==> flow/design.v <==
parameter Z_2 = 2'bZZ;
parameter Z_4 = 4'bZZZZ;
parameter Z_8 = 8'bZZZZZZZZ;
parameter Z_16 = 16'bZZZZZZZZZZZZZZZZ;
parameter IDLE = 2'b00;
parameter WRITE_CONTROL = 2'b01;
parameter READ_CONTROL = 2'b10;
parameter REG_SP = 4'b1000;
parameter REG_EPC = 4'b1001;
parameter REG_ESP = 4'b1010;
parameter REG_IH = 4'b1011;
parameter REG_RA = 4'b1100;
parameter OP_ADDIU = 5'b01001;
parameter OP_ADDIU3 = 5'b01000;
parameter OP_B = 5'b00010;
parameter OP_BEQZ = 5'b00100;
parameter OP_BNEZ = 5'b00101;
parameter OP_LI = 5'b01101;
parameter OP_LW = 5'b10011;
parameter OP_SW = 5'b11011;
parameter OP_ADDSP3 = 5'b00000;
parameter OP_CMPI = 5'b01110;
parameter OP_LW_SP = 5'b10010;
parameter OP_SW_SP = 5'b11010;
parameter OP_INT = 5'b11111;
parameter OP_BTEQZ_PREFIX = 5'b01100;
parameter OP_BTEQZ_SUFFIX = 3'b000;
parameter OP_ADDSP_PREFIX = 5'b01100;
parameter OP_ADDSP_SUFFIX = 3'b011;
parameter OP_MTSP_PREFIX = 5'b01100;
parameter OP_MTSP_SUFFIX = 3'b100;
parameter OP_AND_PREFIX = 5'b11101;
parameter OP_AND_SUFFIX = 5'b01100;
parameter OP_CMP_PREFIX = 5'b11101;
parameter OP_CMP_SUFFIX = 5'b01010;
parameter OP_OR_PREFIX = 5'b11101;
parameter OP_OR_SUFFIX = 5'b01101;
parameter OP_NOT_PREFIX = 5'b11101;
parameter OP_NOT_SUFFIX = 5'b01111;
parameter OP_SLLV_PREFIX = 5'b11101;
parameter OP_SLLV_SUFFIX = 5'b00100;
parameter OP_SLTU_PREFIX = 5'b11101;
parameter OP_SLTU_SUFFIX = 5'b00011;
parameter OP_JR_PREFIX = 5'b11101;
parameter OP_JR_MIDFIX = 3'b000;
parameter OP_JR_SUFFIX = 5'b00000;
parameter OP_MFPC_PREFIX = 5'b11101;
parameter OP_MFPC_MIDFIX = 3'b010;
parameter OP_MFPC_SUFFIX = 5'b00000;
parameter OP_JALR_PREFIX = 5'b11101;
parameter OP_JALR_MIDFIX = 3'b110;
parameter OP_JALR_SUFFIX = 5'b00000;
parameter OP_JRRA_PREFIX = 5'b11101;
parameter OP_JRRA_MIDFIX = 3'b001;
parameter OP_JRRA_SUFFIX = 5'b00000;
parameter OP_MFIH_PREFIX = 5'b11110;
parameter OP_MFIH_SUFFIX = 8'b00000000;
parameter OP_MTIH_PREFIX = 5'b11110;
parameter OP_MTIH_SUFFIX = 8'b00000001;
parameter OP_SLL_PREFIX = 5'b00110;
parameter OP_SLL_SUFFIX = 2'b00;
parameter OP_SRA_PREFIX = 5'b00110;
parameter OP_SRA_SUFFIX = 2'b11;
parameter OP_SUBU_PREFIX = 5'b11100;
parameter OP_SUBU_SUFFIX = 2'b11;
parameter OP_ADDU_PREFIX = 5'b11100;
parameter OP_ADDU_SUFFIX = 2'b01;
parameter OP_NOP = 16'b0000100000000000;
module ByPass (
  input [3:0] sourceAddress,
  input [15:0] sourceValue,
  input [3:0] updatedAddress,
  input [15:0] updatedValue,
  output [15:0] selectedValue
);
assign selectedValue = updatedAddress == sourceAddress ? updatedValue : sourceValue;
endmodule
module Forwarder (
	input clk,
	input rst,
	input [15:0] in,
	output reg [15:0] out
);
reg [15:0] temp;
always @ (negedge clk or negedge rst) begin
	if (!rst) begin
		temp <= 0;
	end else begin
		temp <= in;
	end
end
always @ (posedge clk or negedge rst) begin
	if (!rst) begin
		out <= 0;
	end else begin
		out <= temp;
	end
end
endmodule
module Forwarder4Bit (
	input clk,
	input rst,
	input [3:0] in,
	output reg [3:0] out
);
reg [3:0] temp;
always @ (negedge clk or negedge rst) begin
	if (!rst) begin
		temp <= 0;
	end else begin
		temp <= in;
	end
end
always @ (posedge clk or negedge rst) begin
	if (!rst) begin
		out <= 0;
	end else begin
		out <= temp;
	end
end
endmodule
module InterruptSelector (
  input [15:0] normalInstruction,
  input [15:0] interruptInstruction,
  input interruptSignal,
  output [15:0] selectedInstruction
);
assign selectedInstruction = interruptSignal ? interruptInstruction : normalInstruction;
endmodule
module HardwareInterruptHandler (
  input clock, 
  input reset,
  input interruptSignal,
  input handInterruptSignalIn,
  output interruptSignalOut
);
reg [3:0] handSignalCache;
always @ (posedge clock or negedge reset) begin
  if (!reset) begin
    handSignalCache <= 4'b1111;
  end else begin
    handSignalCache[0] <= handSignalCache[1];
    handSignalCache[1] <= handSignalCache[2];
    handSignalCache[2] <= handSignalCache[3];
    handSignalCache[3] <= handInterruptSignalIn;
  end
end
assign interruptSignalOut = (handSignalCache[0] && handSignalCache[1] && !handSignalCache[2] && !handSignalCache[3]) ?  1'b1   :  interruptSignal;
endmodule
module InterruptHandler (
  input clock,
  input reset,
  input [3:0] interruptIndexIn,
  input interruptSignalIn,
  output reg interruptSignalOut,
  output reg [15:0] interruptInstructionOut
);
parameter OP_ADDIU = 5'b01001;
parameter OP_ADDIU3 = 5'b01000;
parameter OP_B = 5'b00010;
parameter OP_BEQZ = 5'b00100;
parameter OP_BNEZ = 5'b00101;
parameter OP_LI = 5'b01101;
parameter OP_LW = 5'b10011;
parameter OP_SW = 5'b11011;
parameter OP_ADDSP3 = 5'b00000;
parameter OP_CMPI = 5'b01110;
parameter OP_LW_SP = 5'b10010;
parameter OP_SW_SP = 5'b11010;
parameter OP_INT = 5'b11111;
parameter OP_BTEQZ_PREFIX = 5'b01100;
parameter OP_BTEQZ_SUFFIX = 3'b000;
parameter OP_ADDSP_PREFIX = 5'b01100;
parameter OP_ADDSP_SUFFIX = 3'b011;
parameter OP_MTSP_PREFIX = 5'b01100;
parameter OP_MTSP_SUFFIX = 3'b100;
parameter OP_AND_PREFIX = 5'b11101;
parameter OP_AND_SUFFIX = 5'b01100;
parameter OP_CMP_PREFIX = 5'b11101;
parameter OP_CMP_SUFFIX = 5'b01010;
parameter OP_OR_PREFIX = 5'b11101;
parameter OP_OR_SUFFIX = 5'b01101;
parameter OP_NOT_PREFIX = 5'b11101;
parameter OP_NOT_SUFFIX = 5'b01111;
parameter OP_SLLV_PREFIX = 5'b11101;
parameter OP_SLLV_SUFFIX = 5'b00100;
parameter OP_SLTU_PREFIX = 5'b11101;
parameter OP_SLTU_SUFFIX = 5'b00011;
parameter OP_JR_PREFIX = 5'b11101;
parameter OP_JR_MIDFIX = 3'b000;
parameter OP_JR_SUFFIX = 5'b00000;
parameter OP_MFPC_PREFIX = 5'b11101;
parameter OP_MFPC_MIDFIX = 3'b010;
parameter OP_MFPC_SUFFIX = 5'b00000;
parameter OP_JALR_PREFIX = 5'b11101;
parameter OP_JALR_MIDFIX = 3'b110;
parameter OP_JALR_SUFFIX = 5'b00000;
parameter OP_JRRA_PREFIX = 5'b11101;
parameter OP_JRRA_MIDFIX = 3'b001;
parameter OP_JRRA_SUFFIX = 5'b00000;
parameter OP_MFIH_PREFIX = 5'b11110;
parameter OP_MFIH_SUFFIX = 8'b00000000;
parameter OP_MTIH_PREFIX = 5'b11110;
parameter OP_MTIH_SUFFIX = 8'b00000001;
parameter OP_SLL_PREFIX = 5'b00110;
parameter OP_SLL_SUFFIX = 2'b00;
parameter OP_SRA_PREFIX = 5'b00110;
parameter OP_SRA_SUFFIX = 2'b11;
parameter OP_SUBU_PREFIX = 5'b11100;
parameter OP_SUBU_SUFFIX = 2'b11;
parameter OP_ADDU_PREFIX = 5'b11100;
parameter OP_ADDU_SUFFIX = 2'b01;
parameter OP_NOP = 16'b0000100000000000;
reg [3:0] interruptState;
reg [3:0] interruptIndex;
reg insideInterrupt;
localparam STATE_TOTAL = 10;
always @ (negedge clock or negedge reset) begin
  if (!reset) begin
    interruptState <= 1;
    interruptIndex <= 0;
    insideInterrupt <= 0;
  end else begin
    if (interruptSignalIn == 1 && insideInterrupt == 0 && interruptState == 1) begin
      interruptIndex <= interruptIndexIn;
      insideInterrupt <= 1;
    end else if (interruptState < STATE_TOTAL && insideInterrupt == 1) begin
      interruptState <= interruptState + 1;
    end else if (interruptState == STATE_TOTAL) begin
      interruptState <= 1;
      insideInterrupt <= 0;
      interruptIndex <= 0;
    end
  end
end
always @ (posedge clock or negedge reset) begin
  if (!reset) begin
    interruptInstructionOut <= OP_NOP;
    interruptSignalOut <= 0;
  end else begin
    if (insideInterrupt == 1) begin 
	    interruptInstructionOut <= {8'hF8, interruptState, interruptIndex};
		  interruptSignalOut <= 1;
	  end else begin
	    interruptInstructionOut <= OP_NOP;
		  interruptSignalOut <= 0;
	  end
  end
end
endmodule
module InstructionFetcher (
	input clk,
	input rst,
	input [15:0] current_PC,  
	input [15:0] mem_read,  
	output reg [15:0] current_IR_addr,
	output reg [15:0] current_IR
);
parameter OP_ADDIU = 5'b01001;
parameter OP_ADDIU3 = 5'b01000;
parameter OP_B = 5'b00010;
parameter OP_BEQZ = 5'b00100;
parameter OP_BNEZ = 5'b00101;
parameter OP_LI = 5'b01101;
parameter OP_LW = 5'b10011;
parameter OP_SW = 5'b11011;
parameter OP_ADDSP3 = 5'b00000;
parameter OP_CMPI = 5'b01110;
parameter OP_LW_SP = 5'b10010;
parameter OP_SW_SP = 5'b11010;
parameter OP_INT = 5'b11111;
parameter OP_BTEQZ_PREFIX = 5'b01100;
parameter OP_BTEQZ_SUFFIX = 3'b000;
parameter OP_ADDSP_PREFIX = 5'b01100;
parameter OP_ADDSP_SUFFIX = 3'b011;
parameter OP_MTSP_PREFIX = 5'b01100;
parameter OP_MTSP_SUFFIX = 3'b100;
parameter OP_AND_PREFIX = 5'b11101;
parameter OP_AND_SUFFIX = 5'b01100;
parameter OP_CMP_PREFIX = 5'b11101;
parameter OP_CMP_SUFFIX = 5'b01010;
parameter OP_OR_PREFIX = 5'b11101;
parameter OP_OR_SUFFIX = 5'b01101;
parameter OP_NOT_PREFIX = 5'b11101;
parameter OP_NOT_SUFFIX = 5'b01111;
parameter OP_SLLV_PREFIX = 5'b11101;
parameter OP_SLLV_SUFFIX = 5'b00100;
parameter OP_SLTU_PREFIX = 5'b11101;
parameter OP_SLTU_SUFFIX = 5'b00011;
parameter OP_JR_PREFIX = 5'b11101;
parameter OP_JR_MIDFIX = 3'b000;
parameter OP_JR_SUFFIX = 5'b00000;
parameter OP_MFPC_PREFIX = 5'b11101;
parameter OP_MFPC_MIDFIX = 3'b010;
parameter OP_MFPC_SUFFIX = 5'b00000;
parameter OP_JALR_PREFIX = 5'b11101;
parameter OP_JALR_MIDFIX = 3'b110;
parameter OP_JALR_SUFFIX = 5'b00000;
parameter OP_JRRA_PREFIX = 5'b11101;
parameter OP_JRRA_MIDFIX = 3'b001;
parameter OP_JRRA_SUFFIX = 5'b00000;
parameter OP_MFIH_PREFIX = 5'b11110;
parameter OP_MFIH_SUFFIX = 8'b00000000;
parameter OP_MTIH_PREFIX = 5'b11110;
parameter OP_MTIH_SUFFIX = 8'b00000001;
parameter OP_SLL_PREFIX = 5'b00110;
parameter OP_SLL_SUFFIX = 2'b00;
parameter OP_SRA_PREFIX = 5'b00110;
parameter OP_SRA_SUFFIX = 2'b11;
parameter OP_SUBU_PREFIX = 5'b11100;
parameter OP_SUBU_SUFFIX = 2'b11;
parameter OP_ADDU_PREFIX = 5'b11100;
parameter OP_ADDU_SUFFIX = 2'b01;
parameter OP_NOP = 16'b0000100000000000;
always @ (negedge clk) begin
	current_IR_addr <= current_PC;
end
always @ (negedge rst or posedge clk) begin
	if (!rst) begin
		current_IR <= OP_NOP;
	end else begin
		current_IR <= mem_read;
	end
end
endmodule
module InstructionDecoder (
  input clock,
  input reset,
  input [15:0] currentInstruction,
  output reg [3:0] firstRegisiterAddress,
  output reg [3:0] secondRegisiterAddress,   
  output reg [3:0] targetRegisiterAddress,
  output reg [2:0] jumpControl,
  output reg [3:0] interruptIndex,
  output reg interruptSignal,
  output reg interruptInstructionSignal
);
parameter OP_ADDIU = 5'b01001;
parameter OP_ADDIU3 = 5'b01000;
parameter OP_B = 5'b00010;
parameter OP_BEQZ = 5'b00100;
parameter OP_BNEZ = 5'b00101;
parameter OP_LI = 5'b01101;
parameter OP_LW = 5'b10011;
parameter OP_SW = 5'b11011;
parameter OP_ADDSP3 = 5'b00000;
parameter OP_CMPI = 5'b01110;
parameter OP_LW_SP = 5'b10010;
parameter OP_SW_SP = 5'b11010;
parameter OP_INT = 5'b11111;
parameter OP_BTEQZ_PREFIX = 5'b01100;
parameter OP_BTEQZ_SUFFIX = 3'b000;
parameter OP_ADDSP_PREFIX = 5'b01100;
parameter OP_ADDSP_SUFFIX = 3'b011;
parameter OP_MTSP_PREFIX = 5'b01100;
parameter OP_MTSP_SUFFIX = 3'b100;
parameter OP_AND_PREFIX = 5'b11101;
parameter OP_AND_SUFFIX = 5'b01100;
parameter OP_CMP_PREFIX = 5'b11101;
parameter OP_CMP_SUFFIX = 5'b01010;
parameter OP_OR_PREFIX = 5'b11101;
parameter OP_OR_SUFFIX = 5'b01101;
parameter OP_NOT_PREFIX = 5'b11101;
parameter OP_NOT_SUFFIX = 5'b01111;
parameter OP_SLLV_PREFIX = 5'b11101;
parameter OP_SLLV_SUFFIX = 5'b00100;
parameter OP_SLTU_PREFIX = 5'b11101;
parameter OP_SLTU_SUFFIX = 5'b00011;
parameter OP_JR_PREFIX = 5'b11101;
parameter OP_JR_MIDFIX = 3'b000;
parameter OP_JR_SUFFIX = 5'b00000;
parameter OP_MFPC_PREFIX = 5'b11101;
parameter OP_MFPC_MIDFIX = 3'b010;
parameter OP_MFPC_SUFFIX = 5'b00000;
parameter OP_JALR_PREFIX = 5'b11101;
parameter OP_JALR_MIDFIX = 3'b110;
parameter OP_JALR_SUFFIX = 5'b00000;
parameter OP_JRRA_PREFIX = 5'b11101;
parameter OP_JRRA_MIDFIX = 3'b001;
parameter OP_JRRA_SUFFIX = 5'b00000;
parameter OP_MFIH_PREFIX = 5'b11110;
parameter OP_MFIH_SUFFIX = 8'b00000000;
parameter OP_MTIH_PREFIX = 5'b11110;
parameter OP_MTIH_SUFFIX = 8'b00000001;
parameter OP_SLL_PREFIX = 5'b00110;
parameter OP_SLL_SUFFIX = 2'b00;
parameter OP_SRA_PREFIX = 5'b00110;
parameter OP_SRA_SUFFIX = 2'b11;
parameter OP_SUBU_PREFIX = 5'b11100;
parameter OP_SUBU_SUFFIX = 2'b11;
parameter OP_ADDU_PREFIX = 5'b11100;
parameter OP_ADDU_SUFFIX = 2'b01;
parameter OP_NOP = 16'b0000100000000000;
parameter Z_2 = 2'bZZ;
parameter Z_4 = 4'bZZZZ;
parameter Z_8 = 8'bZZZZZZZZ;
parameter Z_16 = 16'bZZZZZZZZZZZZZZZZ;
parameter IDLE = 2'b00;
parameter WRITE_CONTROL = 2'b01;
parameter READ_CONTROL = 2'b10;
parameter REG_SP = 4'b1000;
parameter REG_EPC = 4'b1001;
parameter REG_ESP = 4'b1010;
parameter REG_IH = 4'b1011;
parameter REG_RA = 4'b1100;
localparam NONE_CONTROL = 3'b000;
localparam B_CONTROL = 3'b001;
localparam BEQZ_CONTROL = 3'b010;
localparam BNEZ_CONTROL = 3'b011;
localparam BTEQZ_CONTROL = 3'b100;
localparam JR_CONTROL = 3'b101;
localparam JALR_CONTROL = 3'b110;
localparam JRRA_CONTROL = 3'b111;
reg [15:0] instruction;
wire [3:0] firstParameter = {1'b0, instruction[10:8]};
wire [3:0] secondParameter = {1'b0, instruction[7:5]};
wire [3:0] thirdParameter = {1'b0, instruction[4:2]};
always @ (negedge clock or negedge reset) begin
  if (!reset) begin
    instruction <= OP_NOP;
  end else begin
    instruction <= currentInstruction;
  end
end
always @ (posedge clock or negedge reset) begin
  firstRegisiterAddress <= 0;
  secondRegisiterAddress <= 0;
  targetRegisiterAddress <= 4'hf;
  interruptSignal <= 0;
  interruptIndex <= 0;
  interruptInstructionSignal <= 0;
  jumpControl <= NONE_CONTROL;
  if (!reset) begin
    firstRegisiterAddress <= 0;
    secondRegisiterAddress <= 0;
    interruptSignal <= 0;
    interruptIndex <= 0;
    interruptInstructionSignal <= 0;
    targetRegisiterAddress <= 4'hf;
    jumpControl <= NONE_CONTROL;
  end else begin
    case (instruction[15:11])
      OP_ADDIU: begin
        targetRegisiterAddress <= firstParameter;
        firstRegisiterAddress <= firstParameter;
      end
      OP_ADDIU3: begin
        targetRegisiterAddress <= secondParameter;
        firstRegisiterAddress <= firstParameter;
      end
      OP_B: begin
        jumpControl <= B_CONTROL;
      end
      OP_BEQZ: begin
        jumpControl <= BEQZ_CONTROL;
        firstRegisiterAddress <= firstParameter;
      end
      OP_BNEZ: begin
        jumpControl <= BNEZ_CONTROL;
        firstRegisiterAddress <= firstParameter;
      end
      OP_LI: begin
        targetRegisiterAddress <= firstParameter;
      end
      OP_LW: begin
        targetRegisiterAddress <= secondParameter;
        firstRegisiterAddress <= firstParameter;
      end
      OP_SW: begin
        firstRegisiterAddress <= firstParameter;
        secondRegisiterAddress <= secondParameter;
      end
      OP_ADDSP3: begin
        targetRegisiterAddress <= firstParameter;
        secondRegisiterAddress <= REG_SP;
      end
      OP_CMPI: begin
        firstRegisiterAddress <= firstParameter;
      end
      OP_LW_SP: begin
        targetRegisiterAddress <= firstParameter;
        secondRegisiterAddress <= REG_SP;
      end
      OP_SW_SP: begin
        firstRegisiterAddress <= firstParameter;
        secondRegisiterAddress <= REG_SP;
      end
      OP_INT: begin
        case (instruction[7:4])
          0: begin
            interruptSignal <= 1;
            interruptIndex <= instruction[3:0];
          end
          1: begin 
            targetRegisiterAddress <= REG_EPC;
          end
          2: begin
            targetRegisiterAddress <= REG_ESP;
            firstRegisiterAddress <= REG_SP;
          end
          3: begin
            targetRegisiterAddress <= REG_SP;
          end
          4: begin
            firstRegisiterAddress <= REG_EPC;
            secondRegisiterAddress <= REG_SP;
          end
          5: begin
            secondRegisiterAddress <= REG_SP;
          end
          6: begin
            firstRegisiterAddress <= REG_ESP;
            secondRegisiterAddress <= REG_SP;
          end
          7: begin
				interruptInstructionSignal <= 1;
            firstRegisiterAddress <= REG_IH;
          end
        endcase
      end
      5'b01100: begin
        case (instruction[10:8])
          OP_BTEQZ_SUFFIX: begin
            jumpControl <= BTEQZ_CONTROL;
          end
          OP_ADDSP_SUFFIX: begin
            targetRegisiterAddress <= REG_SP;
            secondRegisiterAddress <= REG_SP;
          end
          OP_MTSP_SUFFIX: begin
            targetRegisiterAddress <= REG_SP;
            secondRegisiterAddress <= secondParameter;
          end
        endcase
      end
      5'b11101: begin
        case (instruction[4:0])
          OP_AND_SUFFIX: begin
            targetRegisiterAddress <= firstParameter;
            firstRegisiterAddress  <= firstParameter;
            secondRegisiterAddress <= secondParameter;
          end
          OP_CMP_SUFFIX: begin
            firstRegisiterAddress <= firstParameter;
            secondRegisiterAddress <= secondParameter;
          end
          OP_OR_SUFFIX: begin
            targetRegisiterAddress <= firstParameter;
            firstRegisiterAddress <= firstParameter;
            secondRegisiterAddress <= secondParameter;
          end
          OP_NOT_SUFFIX: begin
            targetRegisiterAddress <= firstParameter;
            secondRegisiterAddress <= secondParameter;
          end
          OP_SLLV_SUFFIX: begin
            targetRegisiterAddress <= secondParameter;
            firstRegisiterAddress <= firstParameter;
            secondRegisiterAddress <= secondParameter;
          end
          OP_SLTU_SUFFIX: begin
            firstRegisiterAddress <= firstParameter;
            secondRegisiterAddress <= secondParameter;
          end
          5'b00000: begin
            case (instruction[7:5])
              OP_JR_MIDFIX: begin
				    jumpControl <= JR_CONTROL;
                firstRegisiterAddress <= firstParameter;
              end
              OP_MFPC_MIDFIX: begin
                targetRegisiterAddress <= firstParameter;
              end
              OP_JALR_MIDFIX: begin
				    jumpControl <= JALR_CONTROL;
                targetRegisiterAddress <= REG_RA;
                firstRegisiterAddress <= firstParameter;
              end
              OP_JRRA_MIDFIX: begin
				    jumpControl <= JRRA_CONTROL;
                firstRegisiterAddress <= REG_RA;
              end
            endcase
          end
        endcase
      end
      5'b11110: begin
        case (instruction[7:0])
          OP_MFIH_SUFFIX: begin
            targetRegisiterAddress <= firstParameter;
            firstRegisiterAddress <= REG_IH;
          end
          OP_MTIH_SUFFIX: begin
            targetRegisiterAddress <= REG_IH;
            firstRegisiterAddress <= firstParameter;
          end
        endcase
      end
      5'b00110: begin
        case (instruction[1:0])
          OP_SLL_SUFFIX: begin
            targetRegisiterAddress <= firstParameter;
            secondRegisiterAddress <= secondParameter;
          end
          OP_SRA_SUFFIX: begin
            targetRegisiterAddress <= firstParameter;
            secondRegisiterAddress <= secondParameter;
          end
        endcase
      end
      5'b11100: begin
        case (instruction[1:0])
          OP_SUBU_SUFFIX: begin
            targetRegisiterAddress <= thirdParameter;
            firstRegisiterAddress <= firstParameter;
            secondRegisiterAddress <= secondParameter;
          end
          OP_ADDU_SUFFIX: begin
            targetRegisiterAddress <= thirdParameter;
            firstRegisiterAddress <= firstParameter;
            secondRegisiterAddress <= secondParameter;
          end
        endcase
      end
      default: begin
      end
    endcase
  end
end
endmodule
module ProgramCounterAdder (
  input clock,
  input reset,
  input [15:0] currentPC,
  input [15:0] currentInstruction,
  input [15:0] finalRegisterValue,
  input t,
  input interruptSignal,
  input interruptInstructionSignal,
  input [2:0] jumpControl,
  output [15:0] nextPC
);
localparam NONE_CONTROL = 3'b000;
localparam B_CONTROL = 3'b001;
localparam BEQZ_CONTROL = 3'b010;
localparam BNEZ_CONTROL = 3'b011;
localparam BTEQZ_CONTROL = 3'b100;
localparam JR_CONTROL = 3'b101;
reg [15:0] instruction, jumpPC;
reg [15:0] programCounterRegister;
reg jump;
wire [15:0] immediateSignExtend_8bit = {instruction[7] ? 8'hff : 8'h00, instruction[7:0]};
wire [15:0] immediateSignExtend_11bit = {instruction[10] ?  5'b11111 : 5'b00000, instruction[10:0]};
always @ (negedge clock or negedge reset) begin
  if (!reset) begin
    instruction <= 16'h8000;  
    programCounterRegister <= 16'hffff;  
  end else begin
    instruction <= currentInstruction;
    programCounterRegister <= currentPC;
  end
end
always @ (*) begin
  jumpPC = 0;
  jump = 0;
  if (!reset) begin
    jumpPC = 0;
    jump = 0;
  end else begin
    case (jumpControl)
      NONE_CONTROL: begin
        jumpPC = 0;
        jump = 0;
      end
      B_CONTROL: begin
        jumpPC = programCounterRegister + immediateSignExtend_11bit;
        jump = 1;
      end
      BEQZ_CONTROL: begin
        if (finalRegisterValue == 0) begin
          jumpPC = programCounterRegister + immediateSignExtend_8bit;
          jump = 1;
        end
      end
      BNEZ_CONTROL: begin
        if (finalRegisterValue != 0) begin
          jumpPC = programCounterRegister + immediateSignExtend_8bit;
          jump = 1;
        end
      end
      BTEQZ_CONTROL: begin
        if (t == 0) begin
          jumpPC = programCounterRegister + immediateSignExtend_8bit;
          jump = 1;
        end
      end
      JR_CONTROL: begin
        jumpPC = finalRegisterValue;
        jump = 1;
      end
    endcase
  end
end
assign nextPC = interruptInstructionSignal ? finalRegisterValue : (interruptSignal ? programCounterRegister : (jump ? jumpPC : programCounterRegister + 1));
endmodule
module ArithmeticLogicalUnit (
  input clock,
  input reset,
  input [15:0] finalFirstRegisterValue,
  input [15:0] finalSecondRegisterValue,
  input [15:0] currentProgramCounter,
  input [15:0] currentInstruction,
  output reg [15:0] targetValue,
  output reg tRead
);
reg tWriteEnable;
reg tToWrite;
reg [15:0] programCounter;
reg [15:0] instruction;
reg [15:0] firstRegisterValue;
reg [15:0] secondRegisterValue;
wire [15:0] immediateSignExtend_8bit = {instruction[7] ? 8'hff : 8'h00, instruction[7:0]};
wire [15:0] immediateSignExtend_11bit = {instruction[10] ?  5'b11111 : 5'b00000, instruction[10:0]};
wire [15:0] immediateZeroExtend_8bit = {8'h00, instruction[7:0]};
wire [15:0] immediateSignExtend_4bit = {instruction[3] ? 12'hfff : 12'h000, instruction[3:0]};
wire [3:0] shiftImmediate = instruction[4:2] ? instruction[4:2] : 8;
parameter OP_ADDIU = 5'b01001;
parameter OP_ADDIU3 = 5'b01000;
parameter OP_B = 5'b00010;
parameter OP_BEQZ = 5'b00100;
parameter OP_BNEZ = 5'b00101;
parameter OP_LI = 5'b01101;
parameter OP_LW = 5'b10011;
parameter OP_SW = 5'b11011;
parameter OP_ADDSP3 = 5'b00000;
parameter OP_CMPI = 5'b01110;
parameter OP_LW_SP = 5'b10010;
parameter OP_SW_SP = 5'b11010;
parameter OP_INT = 5'b11111;
parameter OP_BTEQZ_PREFIX = 5'b01100;
parameter OP_BTEQZ_SUFFIX = 3'b000;
parameter OP_ADDSP_PREFIX = 5'b01100;
parameter OP_ADDSP_SUFFIX = 3'b011;
parameter OP_MTSP_PREFIX = 5'b01100;
parameter OP_MTSP_SUFFIX = 3'b100;
parameter OP_AND_PREFIX = 5'b11101;
parameter OP_AND_SUFFIX = 5'b01100;
parameter OP_CMP_PREFIX = 5'b11101;
parameter OP_CMP_SUFFIX = 5'b01010;
parameter OP_OR_PREFIX = 5'b11101;
parameter OP_OR_SUFFIX = 5'b01101;
parameter OP_NOT_PREFIX = 5'b11101;
parameter OP_NOT_SUFFIX = 5'b01111;
parameter OP_SLLV_PREFIX = 5'b11101;
parameter OP_SLLV_SUFFIX = 5'b00100;
parameter OP_SLTU_PREFIX = 5'b11101;
parameter OP_SLTU_SUFFIX = 5'b00011;
parameter OP_JR_PREFIX = 5'b11101;
parameter OP_JR_MIDFIX = 3'b000;
parameter OP_JR_SUFFIX = 5'b00000;
parameter OP_MFPC_PREFIX = 5'b11101;
parameter OP_MFPC_MIDFIX = 3'b010;
parameter OP_MFPC_SUFFIX = 5'b00000;
parameter OP_JALR_PREFIX = 5'b11101;
parameter OP_JALR_MIDFIX = 3'b110;
parameter OP_JALR_SUFFIX = 5'b00000;
parameter OP_JRRA_PREFIX = 5'b11101;
parameter OP_JRRA_MIDFIX = 3'b001;
parameter OP_JRRA_SUFFIX = 5'b00000;
parameter OP_MFIH_PREFIX = 5'b11110;
parameter OP_MFIH_SUFFIX = 8'b00000000;
parameter OP_MTIH_PREFIX = 5'b11110;
parameter OP_MTIH_SUFFIX = 8'b00000001;
parameter OP_SLL_PREFIX = 5'b00110;
parameter OP_SLL_SUFFIX = 2'b00;
parameter OP_SRA_PREFIX = 5'b00110;
parameter OP_SRA_SUFFIX = 2'b11;
parameter OP_SUBU_PREFIX = 5'b11100;
parameter OP_SUBU_SUFFIX = 2'b11;
parameter OP_ADDU_PREFIX = 5'b11100;
parameter OP_ADDU_SUFFIX = 2'b01;
parameter OP_NOP = 16'b0000100000000000;
parameter Z_2 = 2'bZZ;
parameter Z_4 = 4'bZZZZ;
parameter Z_8 = 8'bZZZZZZZZ;
parameter Z_16 = 16'bZZZZZZZZZZZZZZZZ;
parameter IDLE = 2'b00;
parameter WRITE_CONTROL = 2'b01;
parameter READ_CONTROL = 2'b10;
parameter REG_SP = 4'b1000;
parameter REG_EPC = 4'b1001;
parameter REG_ESP = 4'b1010;
parameter REG_IH = 4'b1011;
parameter REG_RA = 4'b1100;
always @ (negedge clock or negedge reset) begin
  if (!reset) begin
    programCounter <= 0;
    instruction <= OP_NOP;
    firstRegisterValue <= 0;
    secondRegisterValue <= 0;
  end else begin
    programCounter <= currentProgramCounter;
    instruction <= currentInstruction;
    firstRegisterValue <= finalFirstRegisterValue;
    secondRegisterValue <= finalSecondRegisterValue;
  end
end
always @(posedge clock or negedge reset) begin
  if (!reset) begin
    tWriteEnable <= 1;
    tToWrite <= 0;
    targetValue <= 0;
    tRead <= 0;
  end else begin
    case (instruction[15:11])
      OP_ADDIU: begin
        targetValue <= firstRegisterValue + immediateSignExtend_8bit;
      end
      OP_ADDIU3: begin
        targetValue <= firstRegisterValue + immediateSignExtend_4bit;
      end
      OP_LI: begin
        targetValue <= immediateZeroExtend_8bit;
      end
      OP_SW: begin
        targetValue <= secondRegisterValue;
      end		  
      OP_ADDSP3: begin
        targetValue <= secondRegisterValue + immediateSignExtend_8bit;
      end
      OP_CMPI: begin
        tToWrite <= firstRegisterValue != immediateSignExtend_8bit;
        if (tWriteEnable) tRead <= firstRegisterValue != immediateSignExtend_8bit;
        tWriteEnable <= 0;
      end
      OP_SW_SP: begin
		    targetValue <= firstRegisterValue;
		  end
      OP_INT: begin
        case (instruction[7:4])
          1: begin 
            targetValue <= programCounter;
          end
          2: begin
            targetValue <= firstRegisterValue;
          end
          3: begin
            targetValue <= 16'hBF20;
          end
          4: begin
            targetValue <= firstRegisterValue;
          end 
          5: begin
            targetValue <= instruction[3:0];
          end
          6: begin
            targetValue <= firstRegisterValue;
          end 
        endcase
      end
      5'b01100: begin
        case (instruction[10:8])
          OP_ADDSP_SUFFIX: begin
            targetValue <= secondRegisterValue + immediateSignExtend_8bit;
          end
          OP_MTSP_SUFFIX: begin
            targetValue <= secondRegisterValue;
          end
        endcase
      end
      5'b11101: begin
        case (instruction[4:0])
          OP_AND_SUFFIX: begin
            targetValue <= firstRegisterValue & secondRegisterValue;
          end
          OP_CMP_SUFFIX: begin
            tToWrite <= firstRegisterValue != secondRegisterValue;
            if (tWriteEnable) tRead <= firstRegisterValue != secondRegisterValue;
            tWriteEnable <= 0;
          end
          OP_OR_SUFFIX: begin
            targetValue <= firstRegisterValue | secondRegisterValue;
          end
          OP_NOT_SUFFIX: begin
            targetValue <= ~secondRegisterValue;
          end
          OP_SLLV_SUFFIX: begin
            targetValue <= secondRegisterValue << firstRegisterValue;
          end
          OP_SLTU_SUFFIX: begin
            tToWrite <= $unsigned(firstRegisterValue) < $unsigned(secondRegisterValue);
            if (tWriteEnable) tRead <= $unsigned(firstRegisterValue) < $unsigned(secondRegisterValue);
            tWriteEnable <= 0;
          end
          5'b00000: begin
            case (instruction[7:5])
              OP_MFPC_MIDFIX: begin
                targetValue <= programCounter;
              end
              OP_JALR_MIDFIX: begin
                targetValue <= programCounter;
              end
            endcase
          end
        endcase
      end
      5'b11110: begin
        case (instruction[7:0])
          OP_MFIH_SUFFIX: begin
            targetValue <= firstRegisterValue;
          end
          OP_MTIH_SUFFIX: begin
            targetValue <= firstRegisterValue;
          end
        endcase
      end
      5'b00110: begin
        case (instruction[1:0])
          OP_SLL_SUFFIX: begin
            targetValue <= secondRegisterValue << shiftImmediate;
          end
          OP_SRA_SUFFIX: begin
            targetValue <= secondRegisterValue >>> shiftImmediate;
          end
        endcase
      end
      5'b11100: begin
        case (instruction[1:0])
          OP_SUBU_SUFFIX: begin
            targetValue <= firstRegisterValue - secondRegisterValue;
          end
          OP_ADDU_SUFFIX: begin
            targetValue <= firstRegisterValue + secondRegisterValue;
          end
        endcase
      end
      default: begin
			tWriteEnable <= 1;
			targetValue <= 0;
      end
    endcase
  end
end
endmodule
module MemoryAddressCalculator (
	input clk,
	input rst,
	input [15:0] instruction_in,
	input [15:0] first_register_value,
	input [15:0] second_reigster_value,
	output reg [1:0] memory_control,
	output reg [15:0] memory_address
);
wire [15:0] immediate_from_5;
wire [15:0] immediate_from_8;
reg [15:0] instruction;
reg [15:0] rm_1, rm_2;
parameter OP_ADDIU = 5'b01001;
parameter OP_ADDIU3 = 5'b01000;
parameter OP_B = 5'b00010;
parameter OP_BEQZ = 5'b00100;
parameter OP_BNEZ = 5'b00101;
parameter OP_LI = 5'b01101;
parameter OP_LW = 5'b10011;
parameter OP_SW = 5'b11011;
parameter OP_ADDSP3 = 5'b00000;
parameter OP_CMPI = 5'b01110;
parameter OP_LW_SP = 5'b10010;
parameter OP_SW_SP = 5'b11010;
parameter OP_INT = 5'b11111;
parameter OP_BTEQZ_PREFIX = 5'b01100;
parameter OP_BTEQZ_SUFFIX = 3'b000;
parameter OP_ADDSP_PREFIX = 5'b01100;
parameter OP_ADDSP_SUFFIX = 3'b011;
parameter OP_MTSP_PREFIX = 5'b01100;
parameter OP_MTSP_SUFFIX = 3'b100;
parameter OP_AND_PREFIX = 5'b11101;
parameter OP_AND_SUFFIX = 5'b01100;
parameter OP_CMP_PREFIX = 5'b11101;
parameter OP_CMP_SUFFIX = 5'b01010;
parameter OP_OR_PREFIX = 5'b11101;
parameter OP_OR_SUFFIX = 5'b01101;
parameter OP_NOT_PREFIX = 5'b11101;
parameter OP_NOT_SUFFIX = 5'b01111;
parameter OP_SLLV_PREFIX = 5'b11101;
parameter OP_SLLV_SUFFIX = 5'b00100;
parameter OP_SLTU_PREFIX = 5'b11101;
parameter OP_SLTU_SUFFIX = 5'b00011;
parameter OP_JR_PREFIX = 5'b11101;
parameter OP_JR_MIDFIX = 3'b000;
parameter OP_JR_SUFFIX = 5'b00000;
parameter OP_MFPC_PREFIX = 5'b11101;
parameter OP_MFPC_MIDFIX = 3'b010;
parameter OP_MFPC_SUFFIX = 5'b00000;
parameter OP_JALR_PREFIX = 5'b11101;
parameter OP_JALR_MIDFIX = 3'b110;
parameter OP_JALR_SUFFIX = 5'b00000;
parameter OP_JRRA_PREFIX = 5'b11101;
parameter OP_JRRA_MIDFIX = 3'b001;
parameter OP_JRRA_SUFFIX = 5'b00000;
parameter OP_MFIH_PREFIX = 5'b11110;
parameter OP_MFIH_SUFFIX = 8'b00000000;
parameter OP_MTIH_PREFIX = 5'b11110;
parameter OP_MTIH_SUFFIX = 8'b00000001;
parameter OP_SLL_PREFIX = 5'b00110;
parameter OP_SLL_SUFFIX = 2'b00;
parameter OP_SRA_PREFIX = 5'b00110;
parameter OP_SRA_SUFFIX = 2'b11;
parameter OP_SUBU_PREFIX = 5'b11100;
parameter OP_SUBU_SUFFIX = 2'b11;
parameter OP_ADDU_PREFIX = 5'b11100;
parameter OP_ADDU_SUFFIX = 2'b01;
parameter OP_NOP = 16'b0000100000000000;
parameter Z_2 = 2'bZZ;
parameter Z_4 = 4'bZZZZ;
parameter Z_8 = 8'bZZZZZZZZ;
parameter Z_16 = 16'bZZZZZZZZZZZZZZZZ;
parameter IDLE = 2'b00;
parameter WRITE_CONTROL = 2'b01;
parameter READ_CONTROL = 2'b10;
parameter REG_SP = 4'b1000;
parameter REG_EPC = 4'b1001;
parameter REG_ESP = 4'b1010;
parameter REG_IH = 4'b1011;
parameter REG_RA = 4'b1100;
assign immediate_from_5 = {instruction[4]? 11'b11111111111: 11'b00000000000, instruction[4:0]};
assign immediate_from_8 = {instruction[7]? 8'hFF: 8'h00, instruction[7:0]};
always @ (negedge clk or negedge rst) begin
	if (!rst) begin
		instruction <= 16'b0000100000000000;
		rm_1 <= 0;
		rm_2 <= 0;
	end else begin
		instruction <= instruction_in;
		rm_1 <= first_register_value;
		rm_2 <= second_reigster_value;
	end
end
always @ (posedge clk or negedge rst) begin
	if (!rst) begin
		memory_address <= 16'hFFFF;
		memory_control <= IDLE;
	end else begin
		case (instruction[15:11])
			OP_LW_SP: begin
				memory_address <= rm_2 + immediate_from_8;
				memory_control <= READ_CONTROL;
			end
			OP_LW: begin
				memory_address <= rm_1 + immediate_from_5;
				memory_control <= READ_CONTROL;
			end
			OP_SW_SP: begin
				memory_address <= rm_2 + immediate_from_8;
				memory_control <= WRITE_CONTROL;
			end
			OP_SW: begin
				memory_address <= rm_1 + immediate_from_5;
				memory_control <= WRITE_CONTROL;
			end
      OP_INT: begin
        case (instruction[7:4])
          4: begin
            memory_address <= rm_2;
            memory_control <= WRITE_CONTROL;
          end
          5: begin
            memory_address <= rm_2 + 1;
            memory_control <= WRITE_CONTROL;
          end
          6: begin
            memory_address <= rm_2 + 2;
            memory_control <= WRITE_CONTROL;
          end 
        endcase
      end
			default begin
				memory_address <= 16'hFFFF;
				memory_control <= IDLE;
			end
		endcase
	end
end
endmodule
module MemoryInterface (
	input clk,
	input rst,
	input [15:0] memory_address_from_cpu,
	input [15:0] target_value_from_cpu,
	input [1:0] memory_control_signal_from_cpu,
	input [15:0] data_fetched_from_memory,
	output reg [15:0] memory_address_to_memory,
	output [15:0] data_fetched_to_cpu,
	output reg [1:0] memory_control_signal_to_memory,
	output reg [15:0] target_value_to_memory
);
reg [15:0] memory_address_temp;
reg [1:0] memory_control_signal_temp;
reg [15:0] target_value_temp;
assign data_fetched_to_cpu = data_fetched_from_memory;
always @ (negedge clk or negedge rst) begin
	if (!rst) begin
		memory_address_temp <= 0;
		memory_control_signal_temp <= 0;
		target_value_temp <= 0;
	end else begin
		memory_address_temp <= memory_address_from_cpu;
		memory_control_signal_temp <= memory_control_signal_from_cpu;
		target_value_temp <= target_value_from_cpu;
	end
end
always @ (posedge clk or negedge rst) begin
	if (!rst) begin
		memory_address_to_memory <= 0;
		memory_control_signal_to_memory <= 0;
		target_value_to_memory <= 0;
	end else begin
		memory_address_to_memory <= memory_address_temp;
		memory_control_signal_to_memory <= memory_control_signal_temp;
		target_value_to_memory <= target_value_temp;
	end
end
endmodule
module Selector (
  input clk, rst,
  input [1:0] memory_control,
  input [15:0] mem_data_read,
  input [15:0] alu_cal_result,
  output [15:0] select_cal_result
);
reg [15:0] temp_result;
reg [1:0] memory_control_temp;
always @ (negedge clk or negedge rst) begin
  if (!rst) begin
    temp_result <= 0;
    memory_control_temp <= 0;
  end
  else begin
    temp_result <= alu_cal_result;
	 memory_control_temp <= memory_control;
  end
end
assign select_cal_result = memory_control_temp[1]? mem_data_read : temp_result;
endmodule
module Register (
  input clock,
  input reset,
  input [3:0] firstRegisterAddress,
  input [3:0] secondRegisterAddress,
  input [3:0] targetRegisterAddress,
  input [15:0] targetValue,
  output [15:0] firstRegisterValueOrigin,
  output [15:0] secondRegisterValueOrigin,
  output [175:0] debug_registers
);
reg [207:0] registers;
assign debug_registers = {
    registers[0*16 +: 16],
    registers[1*16 +: 16],
    registers[2*16 +: 16],
    registers[3*16 +: 16],
    registers[4*16 +: 16],
    registers[5*16 +: 16],
    registers[6*16 +: 16],
    registers[7*16 +: 16],
    registers[8*16 +: 16],
    registers[9*16 +: 16],
    registers[10*16 +: 16]
};
assign firstRegisterValueOrigin = firstRegisterAddress <= 12 ? registers[firstRegisterAddress*16 +: 16] : 16'h0000;
assign secondRegisterValueOrigin = secondRegisterAddress <= 12 ? registers[secondRegisterAddress*16 +: 16] : 16'h0000;
always @ (negedge clock, negedge reset) begin
  if (!reset) begin
    registers <= 0;
  end else begin
    if (targetRegisterAddress <= 12) begin
      registers[targetRegisterAddress*16 +: 16] <= targetValue;
    end
  end
end
endmodule
module CentralProcessingUnit (
  input clock,
  input reset,
  input handInterruptSignalIn,
  input [15:0] IF_memory_read,
  output [15:0] IF_address,
  input [15:0] MEM_memory_read,
  output [1:0] MEM_memory_control,
  output [15:0] MEM_memory_address,
  output [15:0] MEM_target_value,
  output [175:0] register_value
);
wire [15:0] programCounter_0;   
wire [15:0] programCounter_1;   
wire [15:0] programCounter_2;   
wire [15:0] programCounter_3;   
wire [15:0] programCounter_4;   
wire [15:0] programCounter_5;   
wire [15:0] instruction_1_origin;
wire [15:0] instruction_1_selected;
wire [15:0] instruction_2;
wire [15:0] instruction_3;
wire [15:0] instruction_4;
wire [3:0] firstRegisterAddress;
wire [15:0] firstRegisterValueOrigin;
wire [15:0] firstRegisterValueMiddle;
wire [15:0] firstRegisterValueFinal;
wire [3:0] secondRegisterAddress;
wire [15:0] secondRegisterValueOrigin;
wire [15:0] secondRegisterValueMiddle;
wire [15:0] secondRegisterValueFinal;
wire [3:0] targetRegisterAddress_2;
wire [3:0] targetRegisterAddress_3;
wire [3:0] targetRegisterAddress_4;
wire [15:0] targetValue_3;
wire [15:0] targetValue_4;
wire t;
wire [2:0] jumpControl;
wire [1:0] memoryControl;
wire [15:0] dataMemoryAddress;
wire [15:0] dataFetched;
wire [3:0] interruptIndex;
wire interruptSignalDecoder;
wire interruptSignalHandler;
wire interruptSignalHardware;
wire interruptInstructionSignal;
wire [15:0] interruptInstruction;
ProgramCounterAdder pcAdder (
  clock,
  reset,
  programCounter_0,
  instruction_1_selected,
  firstRegisterValueFinal,
  t,
  interruptSignalHandler,
  interruptInstructionSignal,
  jumpControl,
  programCounter_0
);
InstructionFetcher fetcher (
  .clk(clock),
  .rst(reset),
  .current_PC(programCounter_0),
  .mem_read(IF_memory_read),
  .current_IR_addr(IF_address),
  .current_IR(instruction_1_origin)
);
InstructionDecoder decoder (
  clock,
  reset,
  instruction_1_selected,
  firstRegisterAddress,
  secondRegisterAddress,
  targetRegisterAddress_2,
  jumpControl,
  interruptIndex,
  interruptSignalDecoder,
  interruptInstructionSignal
);
InterruptHandler handler (
  clock,
  reset,
  interruptIndex,
  interruptSignalHardware,
  interruptSignalHandler,
  interruptInstruction
);
InterruptSelector interruptSelector (
  instruction_1_origin,
  interruptInstruction,
  interruptSignalHandler,
  instruction_1_selected
);
HardwareInterruptHandler hardwareHandler (
  clock, 
  reset,
  interruptSignalDecoder,
  handInterruptSignalIn,
  interruptSignalHardware
);
Forwarder programCounterForwarder_2 (
  clock,
  reset,
  programCounter_0,
  programCounter_2
);
Forwarder instructionForwarder_2 (
  clock,
  reset,
  instruction_1_selected,
  instruction_2
);
ByPass firstRegisiterByPass_II (
  firstRegisterAddress,
  firstRegisterValueOrigin,
  targetRegisterAddress_4,
  targetValue_4,
  firstRegisterValueMiddle
);
ByPass firstRegisiterByPass_I (
  firstRegisterAddress,
  firstRegisterValueMiddle,
  targetRegisterAddress_3,
  targetValue_3,
  firstRegisterValueFinal
);
ByPass secondRegisterByPass_II (
  secondRegisterAddress,
  secondRegisterValueOrigin,
  targetRegisterAddress_4,
  targetValue_4,
  secondRegisterValueMiddle
);
ByPass secondRegisterByPass_I (
  secondRegisterAddress,
  secondRegisterValueMiddle,
  targetRegisterAddress_3,
  targetValue_3,
  secondRegisterValueFinal
);
ArithmeticLogicalUnit alu (
  clock,
  reset,
  firstRegisterValueFinal,
  secondRegisterValueFinal,
  programCounter_2,
  instruction_2,
  targetValue_3,
  t
);
MemoryAddressCalculator addressCalculator (
  clock,
  reset,
  instruction_2,
  firstRegisterValueFinal,
  secondRegisterValueFinal,
  memoryControl,
  dataMemoryAddress
);
Forwarder4Bit targetRegisterAddressForwarder_3 (
  clock,
  reset,
  targetRegisterAddress_2,
  targetRegisterAddress_3
);
MemoryInterface memoryCommunicator (
  .clk(clock),
  .rst(reset),
  .memory_address_from_cpu(dataMemoryAddress),  
  .target_value_from_cpu(targetValue_3), 
  .memory_control_signal_from_cpu(memoryControl),  
  .data_fetched_from_memory(MEM_memory_read),
  .memory_address_to_memory(MEM_memory_address),
  .memory_control_signal_to_memory(MEM_memory_control),
  .target_value_to_memory(MEM_target_value),
  .data_fetched_to_cpu(dataFetched)     
);
Selector selector (
  .clk(clock),
  .rst(reset),
  .memory_control(memoryControl),
  .mem_data_read(dataFetched),
  .alu_cal_result(targetValue_3),
  .select_cal_result(targetValue_4)
);
Forwarder4Bit targetRegisterAddressForwarder_4 (
  clock,
  reset,
  targetRegisterAddress_3,
  targetRegisterAddress_4
);
Register register (
  clock,
  reset,
  firstRegisterAddress,
  secondRegisterAddress,
  targetRegisterAddress_4,
  targetValue_4,
  firstRegisterValueOrigin,
  secondRegisterValueOrigin,
  register_value
);
endmodule
Step by step through the tools: CentralProcessingUnit
Module CentralProcessingUnit before and after one edit of its RTL, step after step.
"before" refers to lines of the RTL above, "after" to lines of the edited file.
"difference" is "after" less "before", of the values as shown.
Operators: Yosys type, input widths -> output width; for muxes data width and select width s.
Cell names lack the library's common part.
Not given: --
- design top: CentralProcessingUnit
- clock input: clock
- library: sky130hd
- timing corner: tt_025C_1v80

Diff
Unified diff, file above to edited file.
A script made this edit; it was not meant as an optimisation.
begin of diff
@@ -955,5 +955,5 @@
 wire [15:0] immediate_from_8;
 reg [15:0] instruction;
-reg [15:0] rm_1, rm_2;
+reg [16:0] rm_1, rm_2;
 parameter OP_ADDIU = 5'b01001;
 parameter OP_ADDIU3 = 5'b01000;
end of diff

Elaborated design
Yosys after proc, flatten, opt, wreduce and memory -nomap, before mapping. Memory bits, and registers merged into a memory's read port (data or address), are not among the register bits. Print and check cells are not counted.
- storage and ports (item ; before ; after ; difference):
    output and inout bits ; 226 ; 226 ; 0
    bits in registers ; 582 ; 614 ; +32
- operators by class (item ; before ; after ; difference):
    $add $sub $neg ; 13 ; 14 ; +1
    bitwise logic cells ; 10 ; 10 ; 0
    equal/unequal tests ; 99 ; 99 ; 0
    mux-type cells ; 87 ; 87 ; 0
    shift-type cells ; 7 ; 7 ; 0
    reductions and logical operators ; 53 ; 53 ; 0
    $lt $le $gt $ge ; 5 ; 5 ; 0
- operators by type and width (kind ; before ; after ; difference):
    $add 16x16->16 ; 7 ; 8 ; +1
    $eq 5x4->1 const B ; 18 ; 18 ; 0
    $mux 16 ; 18 ; 18 ; 0
    $mux 1 ; 17 ; 17 ; 0
    $eq 5x5->1 const B ; 16 ; 16 ; 0
    $reduce_or 2->1 ; 13 ; 13 ; 0
    $mux 4 ; 11 ; 11 ; 0
    $eq 4x3->1 const B ; 7 ; 7 ; 0
    $mux 3 ; 7 ; 7 ; 0
    $eq 3x2->1 const B ; 6 ; 6 ; 0
    $eq 3x3->1 const B ; 6 ; 6 ; 0
    $eq 5x3->1 const B ; 6 ; 6 ; 0
    $logic_and 1x1->1 ; 6 ; 6 ; 0
    $pmux 4 s2 ; 6 ; 6 ; 0
    $reduce_or 3->1 ; 5 ; 5 ; 0
    $eq 4x2->1 const B ; 4 ; 4 ; 0
    $eq 4x4->1 ; 4 ; 4 ; 0
    $logic_not 5->1 ; 4 ; 4 ; 0
    $ne 3x3->1 const B ; 4 ; 4 ; 0
    $not 1->1 ; 4 ; 4 ; 0
    $eq 4x1->1 const B ; 3 ; 3 ; 0
    $eq 5x2->1 const B ; 3 ; 3 ; 0
    $le 4x4->1 const B ; 3 ; 3 ; 0
    $ne 2x2->1 const B ; 3 ; 3 ; 0
    $pmux 16 s2 ; 3 ; 3 ; 0
    $reduce_and 2->1 ; 3 ; 3 ; 0
    $reduce_bool 2->1 ; 3 ; 3 ; 0
    $add 16x1->16 const B ; 2 ; 2 ; 0
Not every row of either side is listed.

Depth
Depth = most cells in a row (Yosys ltp): at word level without a register or memory, in the mapped netlist without a sequential cell, where the memories' decode and read muxes count.
- depth (item ; before ; after ; difference):
    word-level depth ; 11 ; 11 ; 0
    ABC_AREA ; 0 ; 0 ; --
    gate-level depth with buffers ; 16 ; 17 ; +1
    depth with buffers taken out ; 14 ; 15 ; +1

Netlist
Yosys stat after the flow's synthesis: flattened, memories mapped to cells. It holds for the ABC_AREA given above (unset counts as 0); a run with the other value may have another netlist.
- synthesis totals (item ; before ; after ; difference):
    cell count ; 3533 ; 3598 ; +65
    flip-flops ; 550 ; 550 ; 0
    cell area after synthesis (um^2) ; 33357.0 ; 33480.9 ; +123.9
- cells by type (cell type ; before ; after ; difference):
    nor2_1 ; 282 ; 315 ; +33
    a21oi_1 ; 245 ; 278 ; +33
    mux2i_1 ; 97 ; 125 ; +28
    a21o_1 ; 38 ; 20 ; -18
    inv_1 ; 83 ; 99 ; +16
    mux4_2 ; 80 ; 65 ; -15
    o211ai_1 ; 31 ; 16 ; -15
    and2_1 ; 16 ; 31 ; +15
    clkbuf_1 ; 199 ; 185 ; -14
    o221ai_1 ; 12 ; 26 ; +14
    o21ai_0 ; 310 ; 323 ; +13
    o21ai_1 ; 14 ; 1 ; -13
    a22o_1 ; 16 ; 5 ; -11
    a211oi_1 ; 29 ; 39 ; +10
    a22oi_1 ; 44 ; 35 ; -9
    a221o_1 ; 22 ; 13 ; -9
    a211o_1 ; 13 ; 4 ; -9
    mux4_1 ; 0 ; 9 ; +9
Not every row of either side is listed.
By module: a second synthesis without flattening, with its own total; a netlist apart from the flattened one above.
- second synthesis, totals (item ; before ; after ; difference):
    cell total of the unflattened synthesis ; 3496 ; 3496 ; 0
    area (unflattened synthesis) (um^2) ; 38689.6 ; 38689.6 ; 0.0
Rows give one instance, submodules left out.
- modules, before (module ; instances ; area (um^2) ; cells ; sequential area (um^2)):
    Register ; 1 ; 12512.0 ; 948 ; 5205.0
    ArithmeticLogicalUnit ; 1 ; 9735.6 ; 1139 ; 2054.5
    MemoryAddressCalculator ; 1 ; 3957.5 ; 404 ; 1597.8
    ProgramCounterAdder ; 1 ; 2975.4 ; 358 ; 695.7
    InstructionDecoder ; 1 ; 2107.0 ; 230 ; 932.1
    MemoryInterface ; 1 ; 1821.7 ; 84 ; 1701.6
    Forwarder ; 2 ; 800.8 ; 32 ; 800.8
    ByPass ; 4 ; 247.7 ; 22 ; 0.0
    InterruptHandler ; 1 ; 820.8 ; 73 ; 451.7
    InstructionFetcher ; 1 ; 725.7 ; 33 ; 721.9
    Selector ; 1 ; 674.4 ; 35 ; 425.4
    Forwarder4Bit ; 2 ; 200.2 ; 8 ; 200.2
    InterruptSelector ; 1 ; 249.0 ; 18 ; 0.0
    HardwareInterruptHandler ; 1 ; 117.6 ; 6 ; 105.1
    CentralProcessingUnit ; 1 ; 0.0 ; 0 ; 0.0
- modules, after (module ; instances ; area (um^2) ; cells ; sequential area (um^2)):
    Register ; 1 ; 12512.0 ; 948 ; 5205.0
    ArithmeticLogicalUnit ; 1 ; 9735.6 ; 1139 ; 2054.5
    MemoryAddressCalculator ; 1 ; 3957.5 ; 404 ; 1597.8
    ProgramCounterAdder ; 1 ; 2975.4 ; 358 ; 695.7
    InstructionDecoder ; 1 ; 2107.0 ; 230 ; 932.1
    MemoryInterface ; 1 ; 1821.7 ; 84 ; 1701.6
    Forwarder ; 2 ; 800.8 ; 32 ; 800.8
    ByPass ; 4 ; 247.7 ; 22 ; 0.0
    InterruptHandler ; 1 ; 820.8 ; 73 ; 451.7
    InstructionFetcher ; 1 ; 725.7 ; 33 ; 721.9
    Selector ; 1 ; 674.4 ; 35 ; 425.4
    Forwarder4Bit ; 2 ; 200.2 ; 8 ; 200.2
    InterruptSelector ; 1 ; 249.0 ; 18 ; 0.0
    HardwareInterruptHandler ; 1 ; 117.6 ; 6 ; 105.1
    CentralProcessingUnit ; 1 ; 0.0 ; 0 ; 0.0

Measured runs
Runs of the flow (Yosys, OpenROAD) on both versions; the two runs of a pair have the same settings. The constraints put input and output delay at 20% of the set period each and load the outputs with 0.01 pF.
Flow settings, pair A:
- noted CORE_UTILIZATION: 40
- noted PLACE_DENSITY: 0.6
- noted period_ns: 11.0
- noted CAP_MARGIN: 20
- CORE_MARGIN: 2
- SLEW_MARGIN: 20
- results, pair A (item ; before ; after ; difference):
    setup slack of the worst path (ns) ; 0.297 ; 0.480 ; +0.183
    setup total negative slack (ns) ; 0.000 ; 0.000 ; 0.000
    die footprint (um^2) ; 85717.2 ; 86033.7 ; +316.5
    worst hold slack after layout (ns) ; 0.367 ; 0.360 ; -0.007
    synthesized cell area (um^2) ; 33357.0 ; 33480.9 ; +123.9
    standard-cell area of the final layout (um^2) ; 38436.9 ; 38366.8 ; -70.1
Flow settings, pair B:
- noted CORE_UTILIZATION: 57
- noted GPL_ROUTABILITY_DRIVEN: 0
- GPL_TIMING_DRIVEN at 1
- noted PLACE_DENSITY: 0.64
- SETUP_SLACK_MARGIN at 1.12
- SLEW_MARGIN: 30
- TNS_END_PERCENT: 60
- noted period_ns: 7.11
- noted CAP_MARGIN: 20
- CORE_MARGIN: 2
- results, pair B (item ; before ; after ; difference):
    setup slack of the worst path (ns) ; -0.696 ; -0.676 ; +0.020
    setup total negative slack (ns) ; -26.851 ; -23.730 ; +3.121
    die footprint (um^2) ; 60471.7 ; 60693.2 ; +221.5
    worst hold slack after layout (ns) ; 0.367 ; 0.367 ; 0.000
    synthesized cell area (um^2) ; 33357.0 ; 33480.9 ; +123.9
    standard-cell area of the final layout (um^2) ; 43551.8 ; 42844.8 ; -707.0
